==> flow/design.v <==
module tcp_parser (
    input  wire        clk,
    input  wire        rst,
    input  wire        ip_payload_valid,
    input  wire [7:0]  ip_payload_data,
    input  wire        ip_payload_start,    
    input  wire        ip_payload_end,      
    output wire [15:0] tcp_src_port,
    output wire [15:0] tcp_dst_port,
    output wire [31:0] tcp_seq_num,
    output wire [31:0] tcp_ack_num,
    output wire [3:0]  tcp_data_offset,
    output wire [7:0]  tcp_flags,
    output wire [15:0] tcp_window,
    output wire        tcp_flag_syn,
    output wire        tcp_flag_ack,
    output wire        tcp_flag_fin,
    output wire        tcp_flag_rst,
    output wire        tcp_flag_psh,
    output reg         tcp_payload_valid,
    output reg  [7:0]  tcp_payload_data,
    output reg         tcp_payload_start,
    output reg         tcp_payload_end,
    output reg         tcp_header_valid,
    output reg         tcp_parse_error
);
    localparam [2:0] IDLE         = 3'd0,
                     PARSE_HEADER = 3'd1,
                     SKIP_OPTIONS = 3'd2,
                     PAYLOAD      = 3'd3,
                     ERROR_STATE  = 3'd4;
    reg [2:0]  state;
    reg [5:0]  byte_cnt;
    reg [15:0] src_port_reg;
    reg [15:0] dst_port_reg;
    reg [31:0] seq_num_reg;
    reg [31:0] ack_num_reg;
    reg [3:0]  data_offset_reg;
    reg [7:0]  flags_reg;
    reg [15:0] window_reg;
    reg [5:0]  header_len;
    reg        header_done;
    reg        payload_active;
    always @(posedge clk) begin
        if (rst) begin
            state           <= IDLE;
            byte_cnt        <= 6'd0;
            src_port_reg    <= 16'd0;
            dst_port_reg    <= 16'd0;
            seq_num_reg     <= 32'd0;
            ack_num_reg     <= 32'd0;
            data_offset_reg <= 4'd0;
            flags_reg       <= 8'd0;
            window_reg      <= 16'd0;
            header_len      <= 6'd0;
            header_done     <= 1'b0;
            payload_active  <= 1'b0;
            tcp_header_valid  <= 1'b0;
            tcp_parse_error   <= 1'b0;
            tcp_payload_start <= 1'b0;
            tcp_payload_end   <= 1'b0;
            tcp_payload_valid <= 1'b0;
        end else begin
            tcp_header_valid  <= 1'b0;
            tcp_parse_error   <= 1'b0;
            tcp_payload_start <= 1'b0;
            tcp_payload_end   <= 1'b0;
            tcp_payload_valid <= 1'b0;
            case (state)
                IDLE: begin
                    header_done    <= 1'b0;
                    payload_active <= 1'b0;
                    if (ip_payload_start && ip_payload_valid) begin
                        src_port_reg[15:8] <= ip_payload_data;
                        byte_cnt <= 6'd1;
                        state <= PARSE_HEADER;
                    end
                end
                PARSE_HEADER: begin
                    if (ip_payload_valid) begin
                        case (byte_cnt)
                            6'd1:  src_port_reg[7:0]   <= ip_payload_data;
                            6'd2:  dst_port_reg[15:8]  <= ip_payload_data;
                            6'd3:  dst_port_reg[7:0]   <= ip_payload_data;
                            6'd4:  seq_num_reg[31:24]  <= ip_payload_data;
                            6'd5:  seq_num_reg[23:16]  <= ip_payload_data;
                            6'd6:  seq_num_reg[15:8]   <= ip_payload_data;
                            6'd7:  seq_num_reg[7:0]    <= ip_payload_data;
                            6'd8:  ack_num_reg[31:24]  <= ip_payload_data;
                            6'd9:  ack_num_reg[23:16]  <= ip_payload_data;
                            6'd10: ack_num_reg[15:8]   <= ip_payload_data;
                            6'd11: ack_num_reg[7:0]    <= ip_payload_data;
                            6'd12: begin
                                data_offset_reg <= ip_payload_data[7:4];
                                header_len <= {ip_payload_data[7:4], 2'b00};
                            end
                            6'd13: flags_reg          <= ip_payload_data;
                            6'd14: window_reg[15:8]   <= ip_payload_data;
                            6'd15: window_reg[7:0]    <= ip_payload_data;
                            6'd19: begin
                                if (header_len > 6'd20) begin
                                    state <= SKIP_OPTIONS;
                                end else begin
                                    header_done <= 1'b1;
                                    tcp_header_valid <= 1'b1;
                                    state <= PAYLOAD;
                                end
                            end
                            default: ;
                        endcase
                        byte_cnt <= byte_cnt + 6'd1;
                        if (ip_payload_end && byte_cnt < 6'd19) begin
                            tcp_parse_error <= 1'b1;
                            state <= ERROR_STATE;
                        end
                    end
                end
                SKIP_OPTIONS: begin
                    if (ip_payload_valid) begin
                        byte_cnt <= byte_cnt + 6'd1;
                        if (byte_cnt >= header_len - 6'd1) begin
                            header_done <= 1'b1;
                            tcp_header_valid <= 1'b1;
                            state <= PAYLOAD;
                        end
                        if (ip_payload_end && byte_cnt < header_len - 6'd1) begin
                            tcp_parse_error <= 1'b1;
                            state <= ERROR_STATE;
                        end
                    end
                end
                PAYLOAD: begin
                    if (ip_payload_valid) begin
                        tcp_payload_valid <= 1'b1;
                        tcp_payload_data <= ip_payload_data;
                        if (!payload_active) begin
                            tcp_payload_start <= 1'b1;
                            payload_active <= 1'b1;
                        end
                        if (ip_payload_end) begin
                            tcp_payload_end <= 1'b1;
                            payload_active <= 1'b0;
                            state <= IDLE;
                        end
                    end
                end
                ERROR_STATE: begin
                    if (ip_payload_end)
                        state <= IDLE;
                end
                default: state <= IDLE;
            endcase
            if (ip_payload_end && state != IDLE && state != PAYLOAD) begin
                tcp_parse_error <= 1'b1;
                state <= IDLE;
            end
        end
    end
    assign tcp_src_port    = src_port_reg;
    assign tcp_dst_port    = dst_port_reg;
    assign tcp_seq_num     = seq_num_reg;
    assign tcp_ack_num     = ack_num_reg;
    assign tcp_data_offset = data_offset_reg;
    assign tcp_flags       = flags_reg;
    assign tcp_window      = window_reg;
    assign tcp_flag_fin = flags_reg[0];
    assign tcp_flag_syn = flags_reg[1];
    assign tcp_flag_rst = flags_reg[2];
    assign tcp_flag_psh = flags_reg[3];
    assign tcp_flag_ack = flags_reg[4];
endmodule
module soupbintcp_handler (
    input  wire        clk,
    input  wire        rst,
    input  wire        tcp_payload_valid,
    input  wire [7:0]  tcp_payload_data,
    input  wire        tcp_payload_start,
    input  wire        tcp_payload_end,
    output reg         itch_msg_valid,
    output reg  [7:0]  itch_msg_data,
    output reg         itch_msg_start,
    output reg         itch_msg_end,
    output wire        session_active,
    output wire [63:0] session_sequence,
    output wire [7:0]  pkt_type,
    output reg         pkt_type_valid,
    output reg         pkt_heartbeat,
    output reg         pkt_login_accepted,
    output reg         pkt_login_rejected,
    output reg         pkt_end_session,
    output wire [31:0] seq_data_count,
    output wire [31:0] heartbeat_count,
    output reg         parse_error
);
    localparam [7:0] SOUP_DEBUG          = 8'h2B;   
    localparam [7:0] SOUP_LOGIN_ACCEPTED = 8'h41;   
    localparam [7:0] SOUP_HEARTBEAT      = 8'h48;   
    localparam [7:0] SOUP_LOGIN_REJECTED = 8'h4A;   
    localparam [7:0] SOUP_SEQ_DATA       = 8'h53;   
    localparam [7:0] SOUP_UNSEQ_DATA     = 8'h55;   
    localparam [7:0] SOUP_END_SESSION    = 8'h5A;   
    localparam [2:0] IDLE            = 3'd0,
                     READ_LENGTH_MSB = 3'd1,
                     READ_LENGTH_LSB = 3'd2,
                     READ_TYPE       = 3'd3,
                     READ_PAYLOAD    = 3'd4,
                     SKIP_PAYLOAD    = 3'd5,
                     ERROR_STATE     = 3'd6;
    reg [2:0]  state;
    reg [15:0] pkt_length;
    reg [7:0]  pkt_type_reg;
    reg [15:0] payload_cnt;
    reg [15:0] payload_len;      
    reg        session_active_reg;
    reg [63:0] session_seq_reg;
    reg [31:0] seq_data_cnt;
    reg [31:0] heartbeat_cnt;
    reg        is_seq_data;
    reg        first_payload;
    always @(posedge clk) begin
        if (rst) begin
            state              <= IDLE;
            pkt_length         <= 16'd0;
            pkt_type_reg       <= 8'd0;
            payload_cnt        <= 16'd0;
            payload_len        <= 16'd0;
            session_active_reg <= 1'b0;
            session_seq_reg    <= 64'd0;
            seq_data_cnt       <= 32'd0;
            heartbeat_cnt      <= 32'd0;
            is_seq_data        <= 1'b0;
            first_payload      <= 1'b0;
            itch_msg_valid     <= 1'b0;
            itch_msg_start     <= 1'b0;
            itch_msg_end       <= 1'b0;
            pkt_type_valid     <= 1'b0;
            pkt_heartbeat      <= 1'b0;
            pkt_login_accepted <= 1'b0;
            pkt_login_rejected <= 1'b0;
            pkt_end_session    <= 1'b0;
            parse_error        <= 1'b0;
        end else begin
            itch_msg_valid     <= 1'b0;
            itch_msg_start     <= 1'b0;
            itch_msg_end       <= 1'b0;
            pkt_type_valid     <= 1'b0;
            pkt_heartbeat      <= 1'b0;
            pkt_login_accepted <= 1'b0;
            pkt_login_rejected <= 1'b0;
            pkt_end_session    <= 1'b0;
            parse_error        <= 1'b0;
            case (state)
                IDLE: begin
                    is_seq_data   <= 1'b0;
                    first_payload <= 1'b0;
                    if (tcp_payload_start && tcp_payload_valid) begin
                        pkt_length[15:8] <= tcp_payload_data;
                        state <= READ_LENGTH_LSB;
                    end else if (tcp_payload_valid) begin
                        pkt_length[15:8] <= tcp_payload_data;
                        state <= READ_LENGTH_LSB;
                    end
                end
                READ_LENGTH_MSB: begin
                    if (tcp_payload_valid) begin
                        pkt_length[15:8] <= tcp_payload_data;
                        state <= READ_LENGTH_LSB;
                    end
                end
                READ_LENGTH_LSB: begin
                    if (tcp_payload_valid) begin
                        pkt_length[7:0] <= tcp_payload_data;
                        state <= READ_TYPE;
                    end
                end
                READ_TYPE: begin
                    if (tcp_payload_valid) begin
                        pkt_type_reg <= tcp_payload_data;
                        pkt_type_valid <= 1'b1;
                        payload_len <= pkt_length - 16'd1;
                        payload_cnt <= 16'd0;
                        case (tcp_payload_data)
                            SOUP_HEARTBEAT: begin
                                pkt_heartbeat <= 1'b1;
                                heartbeat_cnt <= heartbeat_cnt + 32'd1;
                                state <= IDLE;
                            end
                            SOUP_LOGIN_ACCEPTED: begin
                                pkt_login_accepted <= 1'b1;
                                session_active_reg <= 1'b1;
                                if (pkt_length > 16'd1) state <= SKIP_PAYLOAD;
                                else                    state <= IDLE;
                            end
                            SOUP_LOGIN_REJECTED: begin
                                pkt_login_rejected <= 1'b1;
                                session_active_reg <= 1'b0;
                                if (pkt_length > 16'd1) state <= SKIP_PAYLOAD;
                                else                    state <= IDLE;
                            end
                            SOUP_END_SESSION: begin
                                pkt_end_session <= 1'b1;
                                session_active_reg <= 1'b0;
                                state <= IDLE;
                            end
                            SOUP_SEQ_DATA: begin
                                is_seq_data <= 1'b1;
                                first_payload <= 1'b1;
                                seq_data_cnt <= seq_data_cnt + 32'd1;
                                session_seq_reg <= session_seq_reg + 64'd1;
                                if (pkt_length > 16'd1) state <= READ_PAYLOAD;
                                else                    state <= IDLE;
                            end
                            SOUP_UNSEQ_DATA: begin
                                if (pkt_length > 16'd1) state <= SKIP_PAYLOAD;
                                else                    state <= IDLE;
                            end
                            SOUP_DEBUG: begin
                                if (pkt_length > 16'd1) state <= SKIP_PAYLOAD;
                                else                    state <= IDLE;
                            end
                            default: begin
                                parse_error <= 1'b1;
                                if (pkt_length > 16'd1) state <= SKIP_PAYLOAD;
                                else                    state <= IDLE;
                            end
                        endcase
                    end
                end
                READ_PAYLOAD: begin
                    if (tcp_payload_valid) begin
                        itch_msg_valid <= 1'b1;
                        itch_msg_data <= tcp_payload_data;
                        if (first_payload) begin
                            itch_msg_start <= 1'b1;
                            first_payload <= 1'b0;
                        end
                        payload_cnt <= payload_cnt + 16'd1;
                        if (payload_cnt >= payload_len - 16'd1) begin
                            itch_msg_end <= 1'b1;
                            state <= IDLE;
                        end
                        if (tcp_payload_end) begin
                            if (payload_cnt < payload_len - 16'd1)
                                itch_msg_end <= 1'b1;
                            state <= IDLE;
                        end
                    end
                end
                SKIP_PAYLOAD: begin
                    if (tcp_payload_valid) begin
                        payload_cnt <= payload_cnt + 16'd1;
                        if (payload_cnt >= payload_len - 16'd1)
                            state <= IDLE;
                        if (tcp_payload_end)
                            state <= IDLE;
                    end
                end
                ERROR_STATE: begin
                    if (tcp_payload_end)
                        state <= IDLE;
                end
                default: state <= IDLE;
            endcase
            if (tcp_payload_end && state != IDLE) begin
                if (state == READ_PAYLOAD && is_seq_data)
                    itch_msg_end <= 1'b1;
                state <= IDLE;
            end
        end
    end
    assign session_active   = session_active_reg;
    assign session_sequence = session_seq_reg;
    assign pkt_type         = pkt_type_reg;
    assign seq_data_count   = seq_data_cnt;
    assign heartbeat_count  = heartbeat_cnt;
endmodule
module asx_itch_parser (
    input  wire        clk,
    input  wire        rst,
    input  wire        itch_msg_valid,
    input  wire [7:0]  itch_msg_data,
    input  wire        itch_msg_start,
    input  wire        itch_msg_end,
    output reg         msg_valid,
    output wire [7:0]  msg_type,
    output reg         msg_error,
    output wire [31:0] timestamp,
    output wire [63:0] order_id,
    output wire [31:0] orderbook_id,
    output wire        side,
    output reg         add_order_valid,
    output reg         add_order_start,
    output wire [63:0] quantity,
    output wire [31:0] price,
    output wire [15:0] order_attributes,
    output reg         order_executed_valid,
    output wire [63:0] exec_quantity,
    output wire [63:0] match_id,
    output wire [31:0] combo_group_id,
    output reg         order_cancel_valid,
    output wire [63:0] cancel_quantity,
    output reg         order_delete_valid,
    output reg         order_replace_valid,
    output wire [63:0] new_order_id,
    output wire [63:0] new_quantity,
    output wire [31:0] new_price,
    output reg         directory_valid,
    output wire [63:0] symbol,
    output wire [95:0] isin,
    output wire [7:0]  price_decimals,
    output wire [31:0] round_lot_size,
    output reg         system_event_valid,
    output wire [7:0]  event_code,
    output wire [31:0] total_messages,
    output wire [31:0] parse_errors
);
    localparam [2:0] IDLE        = 3'd0,
                     READ_TYPE   = 3'd1,
                     COUNT_BYTES = 3'd2,
                     COMPLETE    = 3'd3,
                     ERROR_STATE = 3'd4;
    localparam [7:0] ASX_MSG_TIMESTAMP         = 8'h54;   
    localparam [7:0] ASX_MSG_SYSTEM_EVENT      = 8'h53;   
    localparam [7:0] ASX_MSG_ORDER_BOOK_DIR    = 8'h52;   
    localparam [7:0] ASX_MSG_COMBINATION_LEG   = 8'h4D;   
    localparam [7:0] ASX_MSG_TICK_SIZE         = 8'h4C;   
    localparam [7:0] ASX_MSG_ORDER_BOOK_STATE  = 8'h4F;   
    localparam [7:0] ASX_MSG_ADD_ORDER         = 8'h41;   
    localparam [7:0] ASX_MSG_ADD_ORDER_ATTRIB  = 8'h46;   
    localparam [7:0] ASX_MSG_ORDER_EXECUTED    = 8'h45;   
    localparam [7:0] ASX_MSG_ORDER_EXEC_PRICE  = 8'h43;   
    localparam [7:0] ASX_MSG_ORDER_CANCEL      = 8'h58;   
    localparam [7:0] ASX_MSG_ORDER_DELETE      = 8'h44;   
    localparam [7:0] ASX_MSG_ORDER_REPLACE     = 8'h55;   
    localparam [7:0] ASX_MSG_TRADE             = 8'h50;   
    localparam [7:0] ASX_MSG_CROSS_TRADE       = 8'h51;   
    localparam [7:0] ASX_MSG_BROKEN_TRADE      = 8'h42;   
    function [7:0] get_asx_msg_length;
        input [7:0] t;
        begin
            case (t)
                ASX_MSG_TIMESTAMP:        get_asx_msg_length = 8'd5;
                ASX_MSG_SYSTEM_EVENT:     get_asx_msg_length = 8'd6;
                ASX_MSG_ORDER_BOOK_DIR:   get_asx_msg_length = 8'd57;
                ASX_MSG_COMBINATION_LEG:  get_asx_msg_length = 8'd21;
                ASX_MSG_TICK_SIZE:        get_asx_msg_length = 8'd22;
                ASX_MSG_ORDER_BOOK_STATE: get_asx_msg_length = 8'd10;
                ASX_MSG_ADD_ORDER:        get_asx_msg_length = 8'd39;
                ASX_MSG_ADD_ORDER_ATTRIB: get_asx_msg_length = 8'd40;
                ASX_MSG_ORDER_EXECUTED:   get_asx_msg_length = 8'd31;
                ASX_MSG_ORDER_EXEC_PRICE: get_asx_msg_length = 8'd40;
                ASX_MSG_ORDER_CANCEL:     get_asx_msg_length = 8'd19;
                ASX_MSG_ORDER_DELETE:     get_asx_msg_length = 8'd15;
                ASX_MSG_ORDER_REPLACE:    get_asx_msg_length = 8'd45;
                ASX_MSG_TRADE:            get_asx_msg_length = 8'd37;
                ASX_MSG_CROSS_TRADE:      get_asx_msg_length = 8'd41;
                ASX_MSG_BROKEN_TRADE:     get_asx_msg_length = 8'd15;
                default:                  get_asx_msg_length = 8'd0;
            endcase
        end
    endfunction
    reg [2:0]  state;
    reg [7:0]  current_msg_type;
    reg [7:0]  expected_length;
    reg [7:0]  byte_counter;
    reg [31:0] timestamp_reg;
    reg [63:0] order_id_reg;
    reg [31:0] orderbook_id_reg;
    reg        side_reg;
    reg [63:0] quantity_reg;
    reg [31:0] price_reg;
    reg [15:0] order_attributes_reg;
    reg [63:0] exec_quantity_reg;
    reg [7:0]  event_code_reg;
    reg [31:0] msg_counter;
    reg [31:0] error_counter;
    wire [7:0] new_len = get_asx_msg_length(itch_msg_data);
    wire [8:0] byte_counter_p1 = {1'b0, byte_counter} + 9'd1;
    wire       last_byte       = byte_counter_p1 >= {1'b0, expected_length};
    always @(posedge clk) begin
        if (rst) begin
            state                <= IDLE;
            current_msg_type     <= 8'd0;
            expected_length      <= 8'd0;
            byte_counter         <= 8'd0;
            msg_counter          <= 32'd0;
            error_counter        <= 32'd0;
            msg_valid            <= 1'b0;
            msg_error            <= 1'b0;
            add_order_valid      <= 1'b0;
            add_order_start      <= 1'b0;
            order_executed_valid <= 1'b0;
            order_cancel_valid   <= 1'b0;
            order_delete_valid   <= 1'b0;
            order_replace_valid  <= 1'b0;
            directory_valid      <= 1'b0;
            system_event_valid   <= 1'b0;
        end else begin
            msg_valid            <= 1'b0;
            msg_error            <= 1'b0;
            add_order_valid      <= 1'b0;
            add_order_start      <= 1'b0;
            order_executed_valid <= 1'b0;
            order_cancel_valid   <= 1'b0;
            order_delete_valid   <= 1'b0;
            order_replace_valid  <= 1'b0;
            directory_valid      <= 1'b0;
            system_event_valid   <= 1'b0;
            case (state)
                IDLE: begin
                    if (itch_msg_start && itch_msg_valid) begin
                        current_msg_type <= itch_msg_data;
                        expected_length  <= new_len;
                        byte_counter     <= 8'd1;
                        if (itch_msg_data == ASX_MSG_ADD_ORDER)
                            add_order_start <= 1'b1;
                        if (new_len == 8'd0)
                            state <= ERROR_STATE;
                        else
                            state <= COUNT_BYTES;
                    end
                end
                READ_TYPE: begin
                    state <= IDLE;
                end
                COUNT_BYTES: begin
                    if (itch_msg_valid) begin
                        if (current_msg_type == ASX_MSG_ADD_ORDER) begin
                            case (byte_counter)
                            8'd1: timestamp_reg[31:24] <= itch_msg_data;
                            8'd2: timestamp_reg[23:16] <= itch_msg_data;
                            8'd3: timestamp_reg[15:8] <= itch_msg_data;
                            8'd4: timestamp_reg[7:0] <= itch_msg_data;
                            8'd5: order_id_reg[63:56] <= itch_msg_data;
                            8'd6: order_id_reg[55:48] <= itch_msg_data;
                            8'd7: order_id_reg[47:40] <= itch_msg_data;
                            8'd8: order_id_reg[39:32] <= itch_msg_data;
                            8'd9: order_id_reg[31:24] <= itch_msg_data;
                            8'd10: order_id_reg[23:16] <= itch_msg_data;
                            8'd11: order_id_reg[15:8] <= itch_msg_data;
                            8'd12: order_id_reg[7:0] <= itch_msg_data;
                            8'd13: orderbook_id_reg[31:24] <= itch_msg_data;
                            8'd14: orderbook_id_reg[23:16] <= itch_msg_data;
                            8'd15: orderbook_id_reg[15:8] <= itch_msg_data;
                            8'd16: orderbook_id_reg[7:0] <= itch_msg_data;
                            8'd17: side_reg <= (itch_msg_data == 8'h42);
                            8'd18: quantity_reg[63:56] <= itch_msg_data;
                            8'd19: quantity_reg[55:48] <= itch_msg_data;
                            8'd20: quantity_reg[47:40] <= itch_msg_data;
                            8'd21: quantity_reg[39:32] <= itch_msg_data;
                            8'd22: quantity_reg[31:24] <= itch_msg_data;
                            8'd23: quantity_reg[23:16] <= itch_msg_data;
                            8'd24: quantity_reg[15:8] <= itch_msg_data;
                            8'd25: quantity_reg[7:0] <= itch_msg_data;
                            8'd26: price_reg[31:24] <= itch_msg_data;
                            8'd27: price_reg[23:16] <= itch_msg_data;
                            8'd28: price_reg[15:8] <= itch_msg_data;
                            8'd29: price_reg[7:0] <= itch_msg_data;
                            8'd30: order_attributes_reg[15:8] <= itch_msg_data;
                            8'd31: order_attributes_reg[7:0] <= itch_msg_data;
                            default: ;
                            endcase
                        end else if (current_msg_type == ASX_MSG_ORDER_EXECUTED) begin
                            case (byte_counter)
                            8'd1: timestamp_reg[31:24] <= itch_msg_data;
                            8'd2: timestamp_reg[23:16] <= itch_msg_data;
                            8'd3: timestamp_reg[15:8] <= itch_msg_data;
                            8'd4: timestamp_reg[7:0] <= itch_msg_data;
                            8'd5: order_id_reg[63:56] <= itch_msg_data;
                            8'd6: order_id_reg[55:48] <= itch_msg_data;
                            8'd7: order_id_reg[47:40] <= itch_msg_data;
                            8'd8: order_id_reg[39:32] <= itch_msg_data;
                            8'd9: order_id_reg[31:24] <= itch_msg_data;
                            8'd10: order_id_reg[23:16] <= itch_msg_data;
                            8'd11: order_id_reg[15:8] <= itch_msg_data;
                            8'd12: order_id_reg[7:0] <= itch_msg_data;
                            8'd13: orderbook_id_reg[31:24] <= itch_msg_data;
                            8'd14: orderbook_id_reg[23:16] <= itch_msg_data;
                            8'd15: orderbook_id_reg[15:8] <= itch_msg_data;
                            8'd16: orderbook_id_reg[7:0] <= itch_msg_data;
                            8'd17: side_reg <= (itch_msg_data == 8'h42);
                            8'd18: exec_quantity_reg[63:56] <= itch_msg_data;
                            8'd19: exec_quantity_reg[55:48] <= itch_msg_data;
                            8'd20: exec_quantity_reg[47:40] <= itch_msg_data;
                            8'd21: exec_quantity_reg[39:32] <= itch_msg_data;
                            8'd22: exec_quantity_reg[31:24] <= itch_msg_data;
                            8'd23: exec_quantity_reg[23:16] <= itch_msg_data;
                            8'd24: exec_quantity_reg[15:8] <= itch_msg_data;
                            8'd25: exec_quantity_reg[7:0] <= itch_msg_data;
                            default: ;
                            endcase
                        end else if (current_msg_type == ASX_MSG_ORDER_DELETE) begin
                            case (byte_counter)
                            8'd1: timestamp_reg[31:24] <= itch_msg_data;
                            8'd2: timestamp_reg[23:16] <= itch_msg_data;
                            8'd3: timestamp_reg[15:8] <= itch_msg_data;
                            8'd4: timestamp_reg[7:0] <= itch_msg_data;
                            8'd5: order_id_reg[63:56] <= itch_msg_data;
                            8'd6: order_id_reg[55:48] <= itch_msg_data;
                            8'd7: order_id_reg[47:40] <= itch_msg_data;
                            8'd8: order_id_reg[39:32] <= itch_msg_data;
                            8'd9: order_id_reg[31:24] <= itch_msg_data;
                            8'd10: order_id_reg[23:16] <= itch_msg_data;
                            8'd11: order_id_reg[15:8] <= itch_msg_data;
                            8'd12: order_id_reg[7:0] <= itch_msg_data;
                            8'd13: orderbook_id_reg[31:24] <= itch_msg_data;
                            8'd14: orderbook_id_reg[23:16] <= itch_msg_data;
                            default: ;
                            endcase
                        end else if (current_msg_type == ASX_MSG_SYSTEM_EVENT) begin
                            case (byte_counter)
                            8'd1: timestamp_reg[31:24] <= itch_msg_data;
                            8'd2: timestamp_reg[23:16] <= itch_msg_data;
                            8'd3: timestamp_reg[15:8] <= itch_msg_data;
                            8'd4: timestamp_reg[7:0] <= itch_msg_data;
                            8'd5: event_code_reg <= itch_msg_data;
                            default: ;
                            endcase
                        end
                        if (last_byte)
                            state <= COMPLETE;
                        byte_counter <= byte_counter + 8'd1;
                        if (itch_msg_end) begin
                            if (!last_byte)
                                state <= ERROR_STATE;
                            else
                                state <= COMPLETE;
                        end
                    end
                end
                COMPLETE: begin
                    msg_counter <= msg_counter + 32'd1;
                    msg_valid <= 1'b1;
                    case (current_msg_type)
                        ASX_MSG_ADD_ORDER:      add_order_valid <= 1'b1;
                        ASX_MSG_ORDER_EXECUTED: order_executed_valid <= 1'b1;
                        ASX_MSG_ORDER_CANCEL:   order_cancel_valid <= 1'b1;
                        ASX_MSG_ORDER_DELETE:   order_delete_valid <= 1'b1;
                        ASX_MSG_ORDER_REPLACE:  order_replace_valid <= 1'b1;
                        ASX_MSG_ORDER_BOOK_DIR: directory_valid <= 1'b1;
                        ASX_MSG_SYSTEM_EVENT:   system_event_valid <= 1'b1;
                        default: ;
                    endcase
                    state <= IDLE;
                end
                ERROR_STATE: begin
                    msg_error <= 1'b1;
                    error_counter <= error_counter + 32'd1;
                    state <= IDLE;
                end
                default: state <= IDLE;
            endcase
        end
    end
    assign msg_type         = current_msg_type;
    assign timestamp        = timestamp_reg;
    assign order_id         = order_id_reg;
    assign orderbook_id     = orderbook_id_reg;
    assign side             = side_reg;
    assign quantity         = quantity_reg;
    assign price            = price_reg;
    assign order_attributes = order_attributes_reg;
    assign exec_quantity    = exec_quantity_reg;
    assign match_id         = 64'd0;
    assign combo_group_id   = 32'd0;
    assign cancel_quantity  = 64'd0;
    assign new_order_id     = 64'd0;
    assign new_quantity     = 64'd0;
    assign new_price        = 32'd0;
    assign symbol           = 64'd0;
    assign isin             = 96'd0;
    assign price_decimals   = 8'd0;
    assign round_lot_size   = 32'd0;
    assign event_code       = event_code_reg;
    assign total_messages   = msg_counter;
    assign parse_errors     = error_counter;
endmodule
module asx_soupbintcp_itch (
    input  wire        clk,
    input  wire        rst,
    input  wire        ip_payload_valid,
    input  wire [7:0]  ip_payload_data,
    input  wire        ip_payload_start,
    input  wire        ip_payload_end,
    output wire [15:0] tcp_src_port,
    output wire [15:0] tcp_dst_port,
    output wire [31:0] tcp_seq_num,
    output wire [31:0] tcp_ack_num,
    output wire [3:0] tcp_data_offset,
    output wire [7:0] tcp_flags,
    output wire [15:0] tcp_window,
    output wire tcp_flag_syn,
    output wire tcp_flag_ack,
    output wire tcp_flag_fin,
    output wire tcp_flag_rst,
    output wire tcp_flag_psh,
    output wire tcp_header_valid,
    output wire tcp_parse_error,
    output wire session_active,
    output wire [63:0] session_sequence,
    output wire [7:0] pkt_type,
    output wire pkt_type_valid,
    output wire pkt_heartbeat,
    output wire pkt_login_accepted,
    output wire pkt_login_rejected,
    output wire pkt_end_session,
    output wire [31:0] seq_data_count,
    output wire [31:0] heartbeat_count,
    output wire parse_error,
    output wire msg_valid,
    output wire [7:0] msg_type,
    output wire msg_error,
    output wire [31:0] timestamp,
    output wire [63:0] order_id,
    output wire [31:0] orderbook_id,
    output wire side,
    output wire add_order_valid,
    output wire add_order_start,
    output wire [63:0] quantity,
    output wire [31:0] price,
    output wire [15:0] order_attributes,
    output wire order_executed_valid,
    output wire [63:0] exec_quantity,
    output wire order_cancel_valid,
    output wire order_delete_valid,
    output wire order_replace_valid,
    output wire directory_valid,
    output wire system_event_valid,
    output wire [7:0] event_code,
    output wire [31:0] total_messages,
    output wire [31:0] parse_errors
);
    wire       tcp_payload_valid;
    wire [7:0] tcp_payload_data;
    wire       tcp_payload_start;
    wire       tcp_payload_end;
    wire       itch_tcp_valid;
    wire [7:0] itch_tcp_data;
    wire       itch_tcp_start;
    wire       itch_tcp_end;
    wire [63:0] unused_match_id;
    wire [31:0] unused_combo_group_id;
    wire [63:0] unused_cancel_quantity;
    wire [63:0] unused_new_order_id;
    wire [63:0] unused_new_quantity;
    wire [31:0] unused_new_price;
    wire [63:0] unused_symbol;
    wire [95:0] unused_isin;
    wire [7:0] unused_price_decimals;
    wire [31:0] unused_round_lot_size;
    tcp_parser tcp_parser_inst (
        .clk               (clk),
        .rst               (rst),
        .ip_payload_valid  (ip_payload_valid),
        .ip_payload_data   (ip_payload_data),
        .ip_payload_start  (ip_payload_start),
        .ip_payload_end    (ip_payload_end),
        .tcp_src_port      (tcp_src_port),
        .tcp_dst_port      (tcp_dst_port),
        .tcp_seq_num       (tcp_seq_num),
        .tcp_ack_num       (tcp_ack_num),
        .tcp_data_offset   (tcp_data_offset),
        .tcp_flags         (tcp_flags),
        .tcp_window        (tcp_window),
        .tcp_flag_syn      (tcp_flag_syn),
        .tcp_flag_ack      (tcp_flag_ack),
        .tcp_flag_fin      (tcp_flag_fin),
        .tcp_flag_rst      (tcp_flag_rst),
        .tcp_flag_psh      (tcp_flag_psh),
        .tcp_header_valid  (tcp_header_valid),
        .tcp_parse_error   (tcp_parse_error),
        .tcp_payload_valid (tcp_payload_valid),
        .tcp_payload_data  (tcp_payload_data),
        .tcp_payload_start (tcp_payload_start),
        .tcp_payload_end   (tcp_payload_end)
    );
    soupbintcp_handler soupbintcp_inst (
        .clk                (clk),
        .rst                (rst),
        .tcp_payload_valid  (tcp_payload_valid),
        .tcp_payload_data   (tcp_payload_data),
        .tcp_payload_start  (tcp_payload_start),
        .tcp_payload_end    (tcp_payload_end),
        .itch_msg_valid     (itch_tcp_valid),
        .itch_msg_data      (itch_tcp_data),
        .itch_msg_start     (itch_tcp_start),
        .itch_msg_end       (itch_tcp_end),
        .session_active     (session_active),
        .session_sequence   (session_sequence),
        .pkt_type           (pkt_type),
        .pkt_type_valid     (pkt_type_valid),
        .pkt_heartbeat      (pkt_heartbeat),
        .pkt_login_accepted (pkt_login_accepted),
        .pkt_login_rejected (pkt_login_rejected),
        .pkt_end_session    (pkt_end_session),
        .seq_data_count     (seq_data_count),
        .heartbeat_count    (heartbeat_count),
        .parse_error        (parse_error)
    );
    asx_itch_parser asx_itch_inst (
        .clk                  (clk),
        .rst                  (rst),
        .itch_msg_valid       (itch_tcp_valid),
        .itch_msg_data        (itch_tcp_data),
        .itch_msg_start       (itch_tcp_start),
        .itch_msg_end         (itch_tcp_end),
        .msg_valid            (msg_valid),
        .msg_type             (msg_type),
        .msg_error            (msg_error),
        .timestamp            (timestamp),
        .order_id             (order_id),
        .orderbook_id         (orderbook_id),
        .side                 (side),
        .add_order_valid      (add_order_valid),
        .add_order_start      (add_order_start),
        .quantity             (quantity),
        .price                (price),
        .order_attributes     (order_attributes),
        .order_executed_valid (order_executed_valid),
        .exec_quantity        (exec_quantity),
        .order_cancel_valid   (order_cancel_valid),
        .order_delete_valid   (order_delete_valid),
        .order_replace_valid  (order_replace_valid),
        .directory_valid      (directory_valid),
        .system_event_valid   (system_event_valid),
        .event_code           (event_code),
        .total_messages       (total_messages),
        .parse_errors         (parse_errors),
        .match_id             (unused_match_id),
        .combo_group_id       (unused_combo_group_id),
        .cancel_quantity      (unused_cancel_quantity),
        .new_order_id         (unused_new_order_id),
        .new_quantity         (unused_new_quantity),
        .new_price            (unused_new_price),
        .symbol               (unused_symbol),
        .isin                 (unused_isin),
        .price_decimals       (unused_price_decimals),
        .round_lot_size       (unused_round_lot_size)
    );
endmodule
Step by step through the tools: asx_soupbintcp_itch
Tool output for the design above before and after an edit, in the order of the flow. Lines under "before" count in the file above, lines under "after" in the edited file. "difference" is "after" less "before", of the values as shown. Operators carry their Yosys type and port widths (W data, S select, Z words). Cell names lack the library's common part. Not given: -

Design top: asx_soupbintcp_itch. Clock port: clk. Cell library: sky130hd. Library corner: tt_025C_1v80.

Edit of the RTL
The edit as a unified diff against the file above. A script made this edit. It changes what the design does and was not meant as an optimisation.

```diff
@@ -672,5 +672,7 @@
     assign price_decimals   = 8'd0;
     assign round_lot_size   = 32'd0;
-    assign event_code       = event_code_reg;
+    reg [7:0] event_code_s1;
+    always @(posedge clk) event_code_s1 <= event_code_reg;
+    assign event_code = event_code_s1;
     assign total_messages   = msg_counter;
     assign parse_errors     = error_counter;
```

Word level
Yosys after proc, flatten, opt, wreduce and memory -nomap, before mapping. Memory bits, and registers merged into a memory's read port (data or address), are not among the register bits. Print and check cells are not counted.

Cells by class: div/mod/pow operators (before 0, after 0, difference 0); reductions and logical operators (before 102, after 102, difference 0); $mul (before 0, after 0, difference 0); eq/ne operators (before 108, after 108, difference 0); shifts and indexed selects (before 0, after 0, difference 0); multiplexer cells (before 160, after 160, difference 0); magnitude comparators (before 8, after 8, difference 0); $add $sub $neg (before 12, after 12, difference 0); bitwise logic cells (before 12, after 12, difference 0).

Operators by type and width: $mux W8 (before 70, after 70, difference 0); $mux W1 (before 46, after 46, difference 0); $eq A8 B7 Y1 const B (before 29, after 29, difference 0); $mux W3 (before 25, after 25, difference 0); $reduce_and A3 Y1 (before 25, after 25, difference 0); $eq A8 B5 Y1 const B (before 16, after 16, difference 0); $reduce_and A5 Y1 (before 15, after 15, difference 0); $not A1 Y1 (before 12, after 12, difference 0); $reduce_or A2 Y1 (before 12, after 12, difference 0); $logic_and A1 B1 Y1 (before 9, after 9, difference 0); $ne A2 B2 Y1 const B (before 9, after 9, difference 0); $reduce_and A6 Y1 (before 9, after 9, difference 0); $eq A6 B4 Y1 const B (before 8, after 8, difference 0); $eq A8 B4 Y1 const B (before 8, after 8, difference 0); $eq A3 B2 Y1 const B (before 6, after 6, difference 0); $reduce_bool A2 Y1 (before 6, after 6, difference 0); $reduce_bool A3 Y1 (before 6, after 6, difference 0); $eq A3 B3 Y1 const B (before 5, after 5, difference 0); $pmux W1 S2 (before 5, after 5, difference 0); $reduce_and A2 Y1 (before 5, after 5, difference 0); $add A32 B1 Y32 const B (before 4, after 4, difference 0); $eq A6 B3 Y1 const B (before 4, after 4, difference 0); $eq A8 B3 Y1 const B (before 4, after 4, difference 0); $ne A2 B1 Y1 const B (before 4, after 4, difference 0); $reduce_and A4 Y1 (before 4, after 4, difference 0); $reduce_or A3 Y1 (before 4, after 4, difference 0); $logic_not A3 Y1 (before 3, after 3, difference 0); $ne A3 B2 Y1 const B (before 3, after 3, difference 0).

The list need not be complete.

Bit counts: bits in latches (before 0, after 0, difference 0); cells after elaboration (before 505, after 506, difference +1); output and inout port bits (before 669, after 669, difference 0); memory bits (read-only) (before 0, after 0, difference 0); word width x clocked read ports (before 0, after 0, difference 0); register bits after elaboration (before 768, after 776, difference +8); memories kept (before 0, after 0, difference 0); RAM bits (before 0, after 0, difference 0); input bits (before 13, after 13, difference 0).

Depth
Yosys ltp: most cells in a row. Word level: on the elaborated netlist, between registers, memories and ports. Mapped: between sequential cells and ports; inverters and the memories' decode and read muxes count.

Depth: depth after elaboration (before 9, after 9, difference 0); ABC_AREA (before 0, after 0); mapped depth (before 13, after 13, difference 0); depth with buffers taken out (before 13, after 13, difference 0).

Netlist
The flow's flattened synthesis, as Yosys stat reports it; memories are mapped. The netlist is that of the ABC_AREA named above (0 if unset); the other value can give another one.

Synthesis totals: buffers (before 139, after 140, difference +1); cells in the netlist (before 2751, after 2740, difference -11); area of sequential cells (um^2) (before 18607.8, after 18768.0, difference +160.2); mapped flip-flops (before 765, after 773, difference +8); synthesis area (um^2) (before 29658.4, after 29854.9, difference +196.5).

Cell types: xor2_1 (before 81, after 114, difference +33); xnor2_1 (before 115, after 90, difference -25); nor3_1 (before 80, after 56, difference -24); inv_1 (before 68, after 44, difference -24); and3_1 (before 31, after 55, difference +24); nand4_1 (before 61, after 76, difference +15); nand2_1 (before 286, after 275, difference -11); or4_1 (before 18, after 7, difference -11); o21ai_0 (before 61, after 51, difference -10); nor4_1 (before 42, after 33, difference -9); dfxtp_1 (before 436, after 444, difference +8); and2_1 (before 11, after 19, difference +8); o31ai_1 (before 13, after 7, difference -6); nand3b_1 (before 6, after 12, difference +6); nand3_1 (before 154, after 159, difference +5); a211oi_1 (before 18, after 23, difference +5); or2_2 (before 1, after 6, difference +5); clkbuf_1 (before 124, after 120, difference -4).

The list need not be complete. By module: a second synthesis without flattening, with its own total; a netlist apart from the flattened one above.

Second synthesis, totals: cell total of the unflattened synthesis (before 3373, after 3392, difference +19); area total of the unflattened synthesis (um^2) (before 34556.9, after 34825.9, difference +269.0).

Rows give one instance, submodules left out.

Modules, before: asx_itch_parser (times used 1, area 18437.7 um^2, cells 1481, sequential area 11400.9 um^2); soupbintcp_handler (times used 1, area 10302.4 um^2, cells 1225, sequential area 4224.1 um^2); tcp_parser (times used 1, area 5816.8 um^2, cells 667, sequential area 3022.9 um^2); asx_soupbintcp_itch (times used 1, area 0.0 um^2, cells 0, sequential area 0.0 um^2).

Modules, after: asx_itch_parser (times used 1, area 18706.7 um^2, cells 1500, sequential area 11561.1 um^2); soupbintcp_handler (times used 1, area 10302.4 um^2, cells 1225, sequential area 4224.1 um^2); tcp_parser (times used 1, area 5816.8 um^2, cells 667, sequential area 3022.9 um^2); asx_soupbintcp_itch (times used 1, area 0.0 um^2, cells 0, sequential area 0.0 um^2).

Path before layout
Path of least setup slack by OpenSTA after synthesis, without wires, with an ideal clock, recovery checks aside; 20% of the period is set as input and as output delay. Where synthesis merged equal registers, the netlist keeps one of their names.

Path post-synthesis: path kind (before input -> register, after register -> register); from (before input rst, after register soupbintcp_inst.payload_len[6]); to (before register asx_itch_inst.price_reg[24], after register soupbintcp_inst.state[0]); period (ns) (before 5.0, after 5.0, difference 0.0); path slack (ns) (before 2.127, after 2.190, difference +0.063); required time (ns) (before 4.630, after 4.878, difference +0.248); buffers on the path (before 1, after 0, difference -1); path delay (ns) (before 1.873, after 2.810, difference +0.937); time at the first pin (ns) (before 1.000, after 0.000, difference -1.000); library setup time (ns) (before 0.370, after 0.122, difference -0.248); external input delay (ns) (before 1.000); data arrival time (ns) (before 2.503, after 2.688, difference +0.185); stages on the path (before 6, after 12, difference +6); period reached after synthesis (ns) (before 2.873, after 2.81, difference -0.063).

"path delay" is the arrival time less input delay plus setup time. "stages on the path": output pins that drive a net of the path, with the launching flip-flop's if there is one; two outputs of one cell count as two. "period reached after synthesis" is the clock period less the worst setup slack; recovery checks do not enter. This is arithmetic on one report: input and output delays are still those of the set period (20% each). The rows between start and end are the longest chain of elaborated cells between them; the timing report does not say that the signal goes this way. Where chains are equally long, one stands for them. Each line given opens the expression or statement behind the cell; cells for indexed reads and writes are added by Yosys, which also makes memories of some case tables. At most two assigning lines are given for a register; there are more.

Between the ends, post-synthesis, before:
Cells stage by stage: nand2b_1 -> nor4_1 -> nand2_1 -> or3_1 -> clkbuf_1 -> nor2_1. The figure for length of the longest elaborated chain is 2. For elaborated cells between the ends (all ways) the number is 2. The figure for source lines of those cells is 0. Classes of those cells: logic (1); reduce/logical (1).

RTL lines, path post-synthesis, before: from (decl) (RTL line 680) `input  wire        rst,`; $not A1 Y1; $reduce_and A5 Y1; to (assign) (RTL line 555) `8'd26: price_reg[31:24] <= itch_msg_data;`; to (decl) (RTL line 471) `reg [31:0] price_reg;`.

Between the ends, post-synthesis, after:
Cells stage by stage: dfxtp_1 -> or4_1 -> or3_1 -> nor4_1 -> xnor2_1 -> ha_1 -> nand2_1 -> nor2_1 -> nand2_1 -> o31ai_1 -> nand2_1 -> a311o_1. The figure for length of the longest elaborated chain is 6. For elaborated cells between the ends (all ways) the number is 8. Classes of those cells: add/sub (1); compare (1); eq/ne (1); mux (4); reduce/logical (1).

RTL lines, path post-synthesis, after: from (decl) (RTL line 213) `reg [15:0] payload_len;`; from (assign) (RTL line 226) `payload_len        <= 16'd0;`; from (assign) (RTL line 280) `payload_len <= pkt_length - 16'd1;`; $sub A16 B1 Y16 (RTL line 352) `if (payload_cnt >= payload_len - 16'd1)`; $ge A16 B16 Y1 (RTL line 352); $mux W3 (RTL line 352); $mux W3 (RTL line 354) `if (tcp_payload_end)`; $mux W3 (RTL line 350) `if (tcp_payload_valid) begin`; $pmux W3 S6 (RTL line 252) `case (state)`; to (assign) (RTL line 258) `state <= READ_LENGTH_LSB;`; to (assign) (RTL line 261) `state <= READ_LENGTH_LSB;`; to (decl) (RTL line 209) `reg [2:0]  state;`.

Path in the finished layout
From the final timing report of the runs of pair A: the path of least setup slack in the routed layout; clock arrival at registers is part of the times.

Path post-layout: path kind (before register -> register, after register -> register); from (before register tcp_parser_inst.tcp_payload_valid, after register asx_itch_inst.current_msg_type[7]); to (before register soupbintcp_inst.heartbeat_cnt[24], after register asx_itch_inst.quantity_reg[34]); path slack (ns) (before 1.48, after 1.56, difference +0.08); data arrival time (ns) (before 3.99, after 3.69, difference -0.30); stages on the path (before 8, after 7, difference -1); buffers on the path (before 1, after 0, difference -1); library setup time (ns) (before 0.15, after 0.37, difference +0.22); time at the first pin (ns) (before 0.62, after 0.62, difference 0.00); required time (ns) (before 5.47, after 5.26, difference -0.21); period (ns) (before 5.0, after 5.0, difference 0.0).

The rows between start and end are the longest chain of elaborated cells between them; the timing report does not say that the signal goes this way. Where chains are equally long, one stands for them. At most two assigning lines are given for a register; there are more.

Between the ends, post-layout, before:
Cells stage by stage: dfxtp_1 -> and4b_1 -> buf_4 -> nand4_1 -> nor3_1 -> nand4_1 -> xnor2_1 -> nor2_1. The figure for length of the longest elaborated chain is 1. For elaborated cells between the ends (all ways) the number is 1. The figure for source lines of those cells is 0. Classes of those cells: reduce/logical (1).

RTL lines, path post-layout, before: from (decl) (RTL line 20) `output reg         tcp_payload_valid,`; from (assign) (RTL line 62) `tcp_payload_valid <= 1'b0;`; from (assign) (RTL line 68) `tcp_payload_valid <= 1'b0;`; $reduce_and A3 Y1; to (assign) (RTL line 230) `heartbeat_cnt      <= 32'd0;`; to (assign) (RTL line 285) `heartbeat_cnt <= heartbeat_cnt + 32'd1;`; to (decl) (RTL line 217) `reg [31:0] heartbeat_cnt;`.

Between the ends, post-layout, after:
Cells stage by stage: dfxtp_1 -> or3b_2 -> nor4_1 -> nand2_1 -> nor3_1 -> nand2b_1 -> nor2_1. The figure for length of the longest elaborated chain is 2. For elaborated cells between the ends (all ways) the number is 2. Classes of those cells: eq/ne (1); reduce/logical (1).

RTL lines, path post-layout, after: from (decl) (RTL line 463) `reg [7:0]  current_msg_type;`; from (assign) (RTL line 483) `current_msg_type     <= 8'd0;`; from (assign) (RTL line 512) `current_msg_type <= itch_msg_data;`; $eq A8 B7 Y1 (RTL line 528) `if (current_msg_type == ASX_MSG_ADD_ORDER) begin`; $reduce_and A5 Y1; to (assign) (RTL line 550) `8'd21: quantity_reg[39:32] <= itch_msg_data;`; to (decl) (RTL line 470) `reg [63:0] quantity_reg;`.

Measured runs
Both versions went through the flow (Yosys, OpenROAD) with the same settings in each pair. Constraints: input delay and output delay 20% of the set period each, output load 0.01 pF.

Flow settings, pair A:
The figure for CORE_UTILIZATION is 40. For period_ns the number is 5.0. CAP_MARGIN: 20. For CORE_MARGIN the number is 2. Under SLEW_MARGIN stands 20.

Results, pair A: power (uW) (before 12929, after 13170, difference +241); lowest setup slack (ns) (before 1.480, after 1.563, difference +0.083); lowest hold slack (ns) (before 0.453, after 0.339, difference -0.114); Yosys chip area after synthesis (um^2) (before 29658.4, after 29854.9, difference +196.5); standard-cell area after routing (um^2) (before 40176.0, after 40545.1, difference +369.1); area inside the die boundary (um^2) (before 76338.9, after 76839.8, difference +500.9).

Flow settings, pair B:
ABC_AREA: 1. CELL_PAD_IN_SITES_GLOBAL_PLACEMENT: 3. The figure for CORE_UTILIZATION is 32. CTS_CLUSTER_DIAMETER: 377. The entry for HOLD_SLACK_MARGIN reads 0.11. MAX_ROUTING_LAYER: met5. Under PLACE_DENSITY_LB_ADDON stands 0.16. SETUP_SLACK_MARGIN: 0.43. Under SLEW_MARGIN stands 0. For period_ns the number is 2.4. CAP_MARGIN: 20. For CORE_MARGIN the number is 2.

Results, pair B: power (uW) (before 28357, after 28927, difference +570); lowest setup slack (ns) (before -0.260, after -0.298, difference -0.038); lowest hold slack (ns) (before 0.438, after 0.246, difference -0.192); Yosys chip area after synthesis (um^2) (before 31936.9, after 32088.3, difference +151.4); standard-cell area after routing (um^2) (before 46464.6, after 47704.5, difference +1239.9); area inside the die boundary (um^2) (before 102346.0, after 102826.0, difference +480.0).

"power" rests on the timing tool's default activity at the inputs, not on a simulated workload.
